==> flow/design.v <==
module pwm #(
    parameter step = 10000
)(
    input logic clk, 
    input logic rst,
    input integer duty_cycle,  
    output logic pwm_out
);
    integer pwm_on;
    localparam integer scalar = step/100;
    int pwm_count;
    logic switch;
    always_ff @(posedge clk) begin
        if (rst) begin
            pwm_on <= 0;
            pwm_count <= 0;
            switch <= 0;
        end
        else begin
        pwm_on <= duty_cycle*scalar;
        if (duty_cycle >= 99 || duty_cycle <= 1) begin
            if (duty_cycle >= 99) begin
                switch <= 0;
            end
            if (duty_cycle <= 1) begin
                switch <= 1;
            end
        end
        else begin
            if (pwm_count > pwm_on - 1) begin
                switch <= 1;
                if (pwm_count > step - 1) begin
                    pwm_count <= 0;
                    switch <= 0;
                end
                else begin
                    pwm_count <= pwm_count + 1;
                end
            end
            else begin
                pwm_count <= pwm_count + 1;
            end
        end
        end
    end
    assign pwm_out = (switch) ? 1'b1 : 1'b0;
endmodule
module ramp #(
    parameter step = 2000000,  
    parameter [0:6] steps = 7'b0011100,  
    parameter int n_steps = $bits(steps)
)(
    input logic clk,
    input logic rst,
    output int pwm_value
);
    integer stage;  
    integer count;  
    integer pwm_count;  
    localparam integer substep = step / 100;
    function automatic integer rate(input integer i);
        integer next;
        integer current;
        begin
            if (i < n_steps - 1) next = steps[i + 1] ? 100 : 0;
            else next = steps[0] ? 100 : 0;
            current = steps[i] ? 100 : 0;
            rate = (next - current) / 100;
        end
    endfunction
    integer stage_rate;
    always_comb begin
        stage_rate = 0;
        for (int i = 0; i < n_steps; i++)
            if (stage == i) stage_rate = rate(i);
    end
    always_ff @(posedge clk) begin
        if (rst) begin
            stage <= 0;
            count <= 0;
            pwm_count <= 0;
            if (steps[0]) pwm_value <= 100;
            else pwm_value <= 0;
        end
        else begin
        pwm_count <= pwm_count + 1;
        if (pwm_count == substep - 1) begin
            pwm_value <= pwm_value + stage_rate;
            pwm_count <= 0;
        end
        count <= count + 1;  
        if (count == step) begin
            count <= 0;  
            if (stage < n_steps - 1) begin
                stage <= stage + 1;
            end 
            else begin
                stage <= 0;
                if (steps[0]) pwm_value <= 100;
                else pwm_value <= 0;
            end
        end
        end
    end
endmodule
module top(
    input logic clk,
    input logic rst,
    output logic    RGB_G,
    output logic    RGB_R,
    output logic    RGB_B
);
    logic red_out;
    integer red;
    logic green_out;
    integer green;
    logic blue_out;
    integer blue;
    ramp #(
        .steps (7'b1100011)
    )
    u1 (
        .clk (clk),
        .rst (rst),
        .pwm_value (red)
    );
    ramp #(
        .steps (7'b0111000)
    )
    u2 (
            .clk (clk),
            .rst (rst),
            .pwm_value (green)
        );
    ramp #(
        .steps (7'b0001110)
    )
    u3 (
        .clk (clk),
        .rst (rst),
        .pwm_value (blue)
    );
    pwm u4 (
        .clk (clk),
        .rst (rst),
        .duty_cycle (red),
        .pwm_out (red_out)
    );
    assign RGB_R = red_out;
    pwm u5 (
        .clk (clk),
        .rst (rst),
        .duty_cycle (green),
        .pwm_out (green_out)
    );
    assign RGB_G = green_out;
    pwm u6 (
        .clk (clk),
        .rst (rst),
        .duty_cycle (blue),
        .pwm_out (blue_out)
    );
    assign RGB_B = blue_out;
endmodule
Appendix: tool output

**Reports on top**

Each step is given for the RTL above and for the edited RTL.
"before" refers to lines of the RTL above, "after" to lines of the edited file.
"change": "after" minus "before" as printed here. "relative change": 100 x difference / "before".
Operators: Yosys type, input widths -> output width; for muxes data width and select width s.
The mark n/a stands for no value.

- Top module: top
- Clock input: clk
- Standard-cell library: sky130hd
- Timing corner: tt_025C_1v80

**Diff**

Unified diff, file above to edited file.
A script made this edit. It changes what the design does and was not meant as an optimisation.

```diff
@@ -108,7 +108,9 @@
     input logic rst,
     output logic    RGB_G,
-    output logic    RGB_R,
+    output logic    RGB_R_o,
     output logic    RGB_B
 );
+    logic RGB_R;
+    always @(posedge clk) RGB_R_o <= RGB_R;
     logic red_out;
     integer red;
```

**After elaboration**

Yosys after proc, flatten, opt, wreduce and memory -nomap, before mapping. Memory bits, and registers merged into a memory's read port (data or address), are not among the register bits. Print and check cells are not counted. Equal cells are merged and count once.

Bit counts:

| element | before | after | change | relative change (%) |
|---|---|---|---|---|
| bits in registers | 573 | 574 | +1 | +0.17 |
| bits in latches | 0 | 0 | 0 | n/a |
| bits in writable memories | 0 | 0 | 0 | n/a |
| bits in read-only memories | 0 | 0 | 0 | n/a |
| word width x clocked read ports | 0 | 0 | 0 | n/a |
| memory cells | 0 | 0 | 0 | n/a |
| input bits | 2 | 2 | 0 | 0.00 |
| output and inout bits | 3 | 3 | 0 | 0.00 |
| elaborated cells | 153 | 154 | +1 | +0.65 |

Operators by class:

| element | before | after | change | relative change (%) |
|---|---|---|---|---|
| $add $sub $neg | 18 | 18 | 0 | 0.00 |
| multipliers | 3 | 3 | 0 | 0.00 |
| divide/modulo/power cells | 0 | 0 | 0 | n/a |
| order comparisons | 15 | 15 | 0 | 0.00 |
| eq/ne operators | 26 | 26 | 0 | 0.00 |
| shifts and indexed selects | 0 | 0 | 0 | n/a |
| muxes and demuxes | 54 | 54 | 0 | 0.00 |
| bitwise logic cells | 0 | 0 | 0 | n/a |
| reduce/logical cells | 16 | 16 | 0 | 0.00 |

Operator list:

| kind | before | after | change | relative change (%) |
|---|---|---|---|---|
| $mux 32 | 30 | 30 | 0 | 0.00 |
| $mux 1 | 24 | 24 | 0 | 0.00 |
| $add 32x2->32 const B | 12 | 12 | 0 | 0.00 |
| $eq 32x4->1 const B | 9 | 9 | 0 | 0.00 |
| $eq 32x3->1 const B | 6 | 6 | 0 | 0.00 |
| $reduce_or 2->1 | 6 | 6 | 0 | 0.00 |
| $add 32x32->32 | 3 | 3 | 0 | 0.00 |
| $eq 32x16->1 const B | 3 | 3 | 0 | 0.00 |
| $eq 32x22->1 const B | 3 | 3 | 0 | 0.00 |
| $ge 32x8->1 const B | 3 | 3 | 0 | 0.00 |
| $gt 32x15->1 const B | 3 | 3 | 0 | 0.00 |
| $gt 32x32->1 | 3 | 3 | 0 | 0.00 |
| $le 32x2->1 const B | 3 | 3 | 0 | 0.00 |
| $logic_or 1x1->1 | 3 | 3 | 0 | 0.00 |
| $lt 32x4->1 const B | 3 | 3 | 0 | 0.00 |
| $mul 32x6->30 const B | 3 | 3 | 0 | 0.00 |
| $ne 3x1->1 const B | 3 | 3 | 0 | 0.00 |
| $reduce_and 2->1 | 3 | 3 | 0 | 0.00 |
| $reduce_bool 2->1 | 3 | 3 | 0 | 0.00 |
| $sub 32x2->32 const B | 3 | 3 | 0 | 0.00 |
| $eq 32x2->1 const B | 2 | 2 | 0 | 0.00 |
| $logic_not 32->1 | 1 | 1 | 0 | 0.00 |

**Depth**

Yosys ltp: most cells in a row. Word level: on the elaborated netlist, between registers, memories and ports. Mapped: between sequential cells and ports; inverters and the memories' decode and read muxes count.

Depth:

| element | before | after | change | relative change (%) |
|---|---|---|---|---|
| depth in word-level cells | 12 | 12 | 0 | 0.00 |
| ABC_AREA | 0 | 0 | n/a | n/a |
| mapped depth | 20 | 20 | 0 | 0.00 |

**Synthesis result**

Yosys stat after the flow's synthesis: flattened, memories mapped to cells. It holds for the ABC_AREA given above (unset counts as 0); a run with the other value may have another netlist.

Cell types:

| cell type | before | after | change | relative change (%) |
|---|---|---|---|---|
| sky130_fd_sc_hd__dfxtp_1 | 573 | 574 | +1 | +0.17 |
| sky130_fd_sc_hd__nor2_1 | 612 | 612 | 0 | 0.00 |
| sky130_fd_sc_hd__ha_1 | 495 | 495 | 0 | 0.00 |
| sky130_fd_sc_hd__inv_1 | 476 | 476 | 0 | 0.00 |
| sky130_fd_sc_hd__nand2_1 | 411 | 411 | 0 | 0.00 |
| sky130_fd_sc_hd__a21oi_1 | 307 | 307 | 0 | 0.00 |
| sky130_fd_sc_hd__xor2_1 | 307 | 307 | 0 | 0.00 |
| sky130_fd_sc_hd__xnor2_1 | 245 | 245 | 0 | 0.00 |
| sky130_fd_sc_hd__nand3_1 | 190 | 190 | 0 | 0.00 |
| sky130_fd_sc_hd__o21ai_0 | 141 | 141 | 0 | 0.00 |
| sky130_fd_sc_hd__a21o_1 | 126 | 126 | 0 | 0.00 |
| sky130_fd_sc_hd__nand4_1 | 108 | 108 | 0 | 0.00 |
| sky130_fd_sc_hd__and3_1 | 93 | 93 | 0 | 0.00 |
| sky130_fd_sc_hd__clkbuf_1 | 92 | 92 | 0 | 0.00 |
| sky130_fd_sc_hd__nor4_1 | 90 | 90 | 0 | 0.00 |
| sky130_fd_sc_hd__fa_1 | 78 | 78 | 0 | 0.00 |
| sky130_fd_sc_hd__or3_1 | 77 | 77 | 0 | 0.00 |
| sky130_fd_sc_hd__nor3_1 | 67 | 67 | 0 | 0.00 |

Not every row of either side is listed.

Synthesis totals:

| element | before | after | change | relative change (%) |
|---|---|---|---|---|
| cell count | 4867 | 4868 | +1 | +0.02 |
| chip area (Yosys) (um^2) | 39699.3 | 39719.3 | +20.0 | +0.05 |
| flip-flops | 573 | 574 | +1 | +0.17 |
| buffer cells | 99 | 99 | 0 | 0.00 |

The figures by module come from a second, unflattened synthesis with its own total; it is not the netlist above.

Second synthesis, totals:

| element | before | after | change | relative change (%) |
|---|---|---|---|---|
| cell total of the unflattened synthesis | 5142 | 5143 | +1 | +0.02 |
| area total of the unflattened synthesis (um^2) | 41661.2 | 41681.2 | +20.0 | +0.05 |

Each row is one instance without its submodules.

Modules, before:

| module | times used | cells | area (um^2) | seq. area (um^2) |
|---|---|---|---|---|
| pwm | 3 | 830 | 6769.0 | 1261.2 |
| ramp (steps=99) | 1 | 880 | 7181.9 | 2562.5 |
| ramp (steps=14) | 1 | 884 | 7101.8 | 2562.5 |
| ramp (steps=56) | 1 | 888 | 7070.5 | 2562.5 |
| top | 1 | 0 | 0.0 | 0.0 |

Modules, after:

| module | times used | cells | area (um^2) | seq. area (um^2) |
|---|---|---|---|---|
| pwm | 3 | 830 | 6769.0 | 1261.2 |
| ramp (steps=99) | 1 | 880 | 7181.9 | 2562.5 |
| ramp (steps=14) | 1 | 884 | 7101.8 | 2562.5 |
| ramp (steps=56) | 1 | 888 | 7070.5 | 2562.5 |
| top | 1 | 1 | 20.0 | 20.0 |

**Timing after synthesis**

Source: OpenSTA report_checks on the synthesized netlist (no wires, ideal clock, input and output delay 20% of the period each), path of least setup slack; recovery checks are left aside. Register names are those of the netlist, which keeps one name where synthesis merged equal registers.

Timing path post-synthesis:

| element | before | after | change | relative change (%) |
|---|---|---|---|---|
| kind | register to register | register to register | n/a | n/a |
| from | reg u1.stage[6] | reg u1.stage[6] | n/a | n/a |
| to | reg u1.pwm_value[31] | reg u1.pwm_value[31] | n/a | n/a |
| period (ns) | 10.0 | 10.0 | 0.0 | 0.00 |
| setup time (ns) | 0.072 | 0.072 | 0.000 | n/a |
| launch time at the first pin (ns) | 0.000 | 0.000 | 0.000 | n/a |
| arrival (ns) | 6.042 | 6.042 | 0.000 | 0.00 |
| required time (ns) | 9.928 | 9.928 | 0.000 | 0.00 |
| slack (ns) | 3.886 | 3.886 | 0.000 | n/a |
| path delay (ns) | 6.114 | 6.114 | 0.000 | 0.00 |
| driving pins on the path | 15 | 15 | 0 | 0.00 |
| path buffers | 0 | 0 | 0 | n/a |
| synthesis period reached (ns) | 6.114 | 6.114 | 0.000 | 0.00 |

"path delay" = arrival - input delay + setup time.
"driving pins on the path": output pins that drive a net of the path, with the launching flip-flop's if there is one; two outputs of one cell count as two.
"synthesis period reached" is the clock period less the worst setup slack; recovery checks do not enter. This is arithmetic on one report: input and output delays are still those of the set period (20% each).
The rows between start and end are the longest chain of elaborated cells between them; the timing report does not say that the signal goes this way. Where chains are equally long, one stands for them.
A line is the first line of the expression or statement that the cell stems from. Yosys adds cells for indexed reads and writes and turns some case tables into memories.
At most two assigning lines are given for a register; there are more.

On the way, post-synthesis, before:
- Path through: sky130_fd_sc_hd__dfxtp_1 > sky130_fd_sc_hd__nor4_1 > sky130_fd_sc_hd__nand4_1 > sky130_fd_sc_hd__nor4_1 > sky130_fd_sc_hd__ha_1 > sky130_fd_sc_hd__a211o_1 > sky130_fd_sc_hd__a21oi_1 > sky130_fd_sc_hd__a211oi_1 > sky130_fd_sc_hd__o21ai_0 > sky130_fd_sc_hd__a21oi_1 > sky130_fd_sc_hd__a31o_2 > sky130_fd_sc_hd__a211oi_1 > sky130_fd_sc_hd__o21ai_0 > sky130_fd_sc_hd__mux2i_1 > sky130_fd_sc_hd__mux2i_1
- Length of the longest elaborated chain: 11
- Elaborated cells between the ends (all ways): 17
- Source lines of those cells: 5
- Those cells by class: add/sub (1); compare (1); eq/ne (6); mux (9)

Ends and longest elaborated chain, post-synthesis, before:

| element | line | text |
|---|---|---|
| start: declaration | 57 | `integer stage;` |
| start: assignment | 79 | `stage <= 0;` |
| start: assignment | 95 | `stage <= stage + 1;` |
| $eq 32x2->1 | 75 | `if (stage == i) stage_rate = rate(i);` |
| $mux 32 x6 | 75 |  |
| $add 32x32->32 | 88 | `pwm_value <= pwm_value + stage_rate;` |
| $mux 32 | 87 | `if (pwm_count == substep - 1) begin` |
| $mux 32 | 94 | `if (stage < n_steps - 1) begin` |
| $mux 32 | 92 | `if (count == step) begin` |
| end: assignment | 88 |  |
| end: assignment | 99 | `if (steps[0]) pwm_value <= 100;` |
| end: declaration | 55 | `output int pwm_value` |

On the way, post-synthesis, after:
- Path through: sky130_fd_sc_hd__dfxtp_1 > sky130_fd_sc_hd__nor4_1 > sky130_fd_sc_hd__nand4_1 > sky130_fd_sc_hd__nor4_1 > sky130_fd_sc_hd__ha_1 > sky130_fd_sc_hd__a211o_1 > sky130_fd_sc_hd__a21oi_1 > sky130_fd_sc_hd__a211oi_1 > sky130_fd_sc_hd__o21ai_0 > sky130_fd_sc_hd__a21oi_1 > sky130_fd_sc_hd__a31o_2 > sky130_fd_sc_hd__a211oi_1 > sky130_fd_sc_hd__o21ai_0 > sky130_fd_sc_hd__mux2i_1 > sky130_fd_sc_hd__mux2i_1
- Length of the longest elaborated chain: 11
- Elaborated cells between the ends (all ways): 17
- Source lines of those cells: 5
- Those cells by class: add/sub (1); compare (1); eq/ne (6); mux (9)

Ends and longest elaborated chain, post-synthesis, after:

| element | line | text |
|---|---|---|
| start: declaration | 57 | `integer stage;` |
| start: assignment | 79 | `stage <= 0;` |
| start: assignment | 95 | `stage <= stage + 1;` |
| $eq 32x2->1 | 75 | `if (stage == i) stage_rate = rate(i);` |
| $mux 32 x6 | 75 |  |
| $add 32x32->32 | 88 | `pwm_value <= pwm_value + stage_rate;` |
| $mux 32 | 87 | `if (pwm_count == substep - 1) begin` |
| $mux 32 | 94 | `if (stage < n_steps - 1) begin` |
| $mux 32 | 92 | `if (count == step) begin` |
| end: assignment | 88 |  |
| end: assignment | 99 | `if (steps[0]) pwm_value <= 100;` |
| end: declaration | 55 | `output int pwm_value` |

**Path in the finished layout**

Path of least setup slack in the final report of the runs of set A (OpenROAD, finished layout, wires in). Where an end is a register, its clock arrival counts in the times.

Timing path post-layout:

| element | before | after | change | relative change (%) |
|---|---|---|---|---|
| kind | register to register | register to register | n/a | n/a |
| from | reg u6.pwm_on[5] | reg u6.pwm_on[5] | n/a | n/a |
| to | reg u6.pwm_count[30] | reg u6.pwm_count[10] | n/a | n/a |
| period (ns) | 4.81 | 4.81 | 0.00 | 0.00 |
| setup time (ns) | 0.11 | 0.11 | 0.00 | n/a |
| launch time at the first pin (ns) | 0.62 | 0.64 | +0.02 | +3.23 |
| arrival (ns) | 5.04 | 5.05 | +0.01 | +0.20 |
| required time (ns) | 5.33 | 5.33 | 0.00 | 0.00 |
| slack (ns) | 0.30 | 0.28 | -0.02 | n/a |
| driving pins on the path | 19 | 17 | -2 | -10.53 |
| path buffers | 1 | 1 | 0 | 0.00 |

The rows between start and end are the longest chain of elaborated cells between them; the timing report does not say that the signal goes this way. Where chains are equally long, one stands for them.
At most two assigning lines are given for a register; there are more.

On the way, post-layout, before:
- Path through: sky130_fd_sc_hd__dfxtp_1 > sky130_fd_sc_hd__or3_1 > sky130_fd_sc_hd__or3b_4 > sky130_fd_sc_hd__or4_4 > sky130_fd_sc_hd__or4_4 > sky130_fd_sc_hd__nor2_4 > sky130_fd_sc_hd__nand2_2 > sky130_fd_sc_hd__nor2_2 > sky130_fd_sc_hd__xnor2_1 > sky130_fd_sc_hd__ha_1 > sky130_fd_sc_hd__a21o_1 > sky130_fd_sc_hd__a21o_1 > sky130_fd_sc_hd__a21oi_1 > sky130_fd_sc_hd__o21ai_0 > sky130_fd_sc_hd__a221oi_2 > sky130_fd_sc_hd__mux2_2 > sky130_fd_sc_hd__o21bai_2 > sky130_fd_sc_hd__buf_12 > sky130_fd_sc_hd__nor2_1
- Length of the longest elaborated chain: 3
- Elaborated cells between the ends (all ways): 3
- Source lines of those cells: 1
- Those cells by class: add/sub (1); compare (1); mux (1)

Ends and longest elaborated chain, post-layout, before:

| element | line | text |
|---|---|---|
| start: declaration | 9 | `integer pwm_on;` |
| start: assignment | 15 | `pwm_on <= 0;` |
| start: assignment | 20 | `pwm_on <= duty_cycle*scalar;` |
| $sub 32x2->32 | 30 | `if (pwm_count > pwm_on - 1) begin` |
| $gt 32x32->1 | 30 |  |
| $mux 32 | 30 |  |
| end: assignment | 37 | `pwm_count <= pwm_count + 1;` |
| end: assignment | 41 | `pwm_count <= pwm_count + 1;` |
| end: declaration | 11 | `int pwm_count;` |

On the way, post-layout, after:
- Path through: sky130_fd_sc_hd__dfxtp_1 > sky130_fd_sc_hd__or3_1 > sky130_fd_sc_hd__or3b_4 > sky130_fd_sc_hd__or4_4 > sky130_fd_sc_hd__or4_4 > sky130_fd_sc_hd__nor4_2 > sky130_fd_sc_hd__xnor2_1 > sky130_fd_sc_hd__ha_1 > sky130_fd_sc_hd__a21o_1 > sky130_fd_sc_hd__a21o_1 > sky130_fd_sc_hd__a21oi_1 > sky130_fd_sc_hd__o21ai_0 > sky130_fd_sc_hd__a221oi_2 > sky130_fd_sc_hd__mux2_2 > sky130_fd_sc_hd__o21bai_2 > sky130_fd_sc_hd__buf_12 > sky130_fd_sc_hd__nor2_1
- Length of the longest elaborated chain: 3
- Elaborated cells between the ends (all ways): 3
- Source lines of those cells: 1
- Those cells by class: add/sub (1); compare (1); mux (1)

Ends and longest elaborated chain, post-layout, after:

| element | line | text |
|---|---|---|
| start: declaration | 9 | `integer pwm_on;` |
| start: assignment | 15 | `pwm_on <= 0;` |
| start: assignment | 20 | `pwm_on <= duty_cycle*scalar;` |
| $sub 32x2->32 | 30 | `if (pwm_count > pwm_on - 1) begin` |
| $gt 32x32->1 | 30 |  |
| $mux 32 | 30 |  |
| end: assignment | 37 | `pwm_count <= pwm_count + 1;` |
| end: assignment | 41 | `pwm_count <= pwm_count + 1;` |
| end: declaration | 11 | `int pwm_count;` |

**Measured runs**

Both versions went through the flow (Yosys, OpenROAD) with the same settings in each pair. Constraints: input delay and output delay 20% of the set period each, output load 0.01 pF.

Flow settings, set A:
- CORE_UTILIZATION: 40
- period_ns: 4.81
- CAP_MARGIN: 20
- CORE_MARGIN: 2
- SLEW_MARGIN: 20

Measured results, set A:

| element | before | after | change | relative change (%) |
|---|---|---|---|---|
| post-synthesis cell area (um^2) | 39699.3 | 39719.3 | +20.0 | +0.05 |
| total die area (um^2) | 101783.0 | 101834.0 | +51.0 | +0.05 |
| final utilization (%) | 44.6 | 44.4 | -0.2 | n/a |
| smallest setup slack (ns) | 0.297 | 0.278 | -0.019 | n/a |
| setup total negative slack (ns) | 0.000 | 0.000 | 0.000 | n/a |
| worst hold slack in the final report (ns) | 0.456 | 0.370 | -0.086 | n/a |
| total power after layout (W) | 0.010767 | 0.010437 | -0.000330 | -3.06 |
| achieved clock period (ns) | 4.513 | 4.532 | +0.019 | +0.42 |

Flow settings, set B:
- ABC_AREA: 1
- CORE_ASPECT_RATIO: 1.48
- CORE_UTILIZATION: 15
- CTS_CLUSTER_SIZE: 97
- SETUP_SLACK_MARGIN: 1.95
- TNS_END_PERCENT: 75
- period_ns: 7.5
- CAP_MARGIN: 20
- CORE_MARGIN: 2
- SLEW_MARGIN: 20

Measured results, set B:

| element | before | after | change | relative change (%) |
|---|---|---|---|---|
| post-synthesis cell area (um^2) | 46602.2 | 46622.2 | +20.0 | +0.04 |
| total die area (um^2) | 315242.0 | 315377.0 | +135.0 | +0.04 |
| final utilization (%) | 17.4 | 17.4 | 0.0 | n/a |
| smallest setup slack (ns) | 3.310 | 3.269 | -0.041 | n/a |
| setup total negative slack (ns) | 0.000 | 0.000 | 0.000 | n/a |
| worst hold slack in the final report (ns) | 0.442 | 0.358 | -0.084 | n/a |
| total power after layout (W) | 0.006823 | 0.006771 | -0.000052 | -0.76 |
| achieved clock period (ns) | 4.190 | 4.231 | +0.041 | +0.98 |

By "achieved clock period" is meant the clock period of the run minus its worst setup slack. This is arithmetic on one report: input and output delays are still those of the set period (20% each).
"total power after layout" rests on the timing tool's default activity at the inputs, not on a simulated workload.
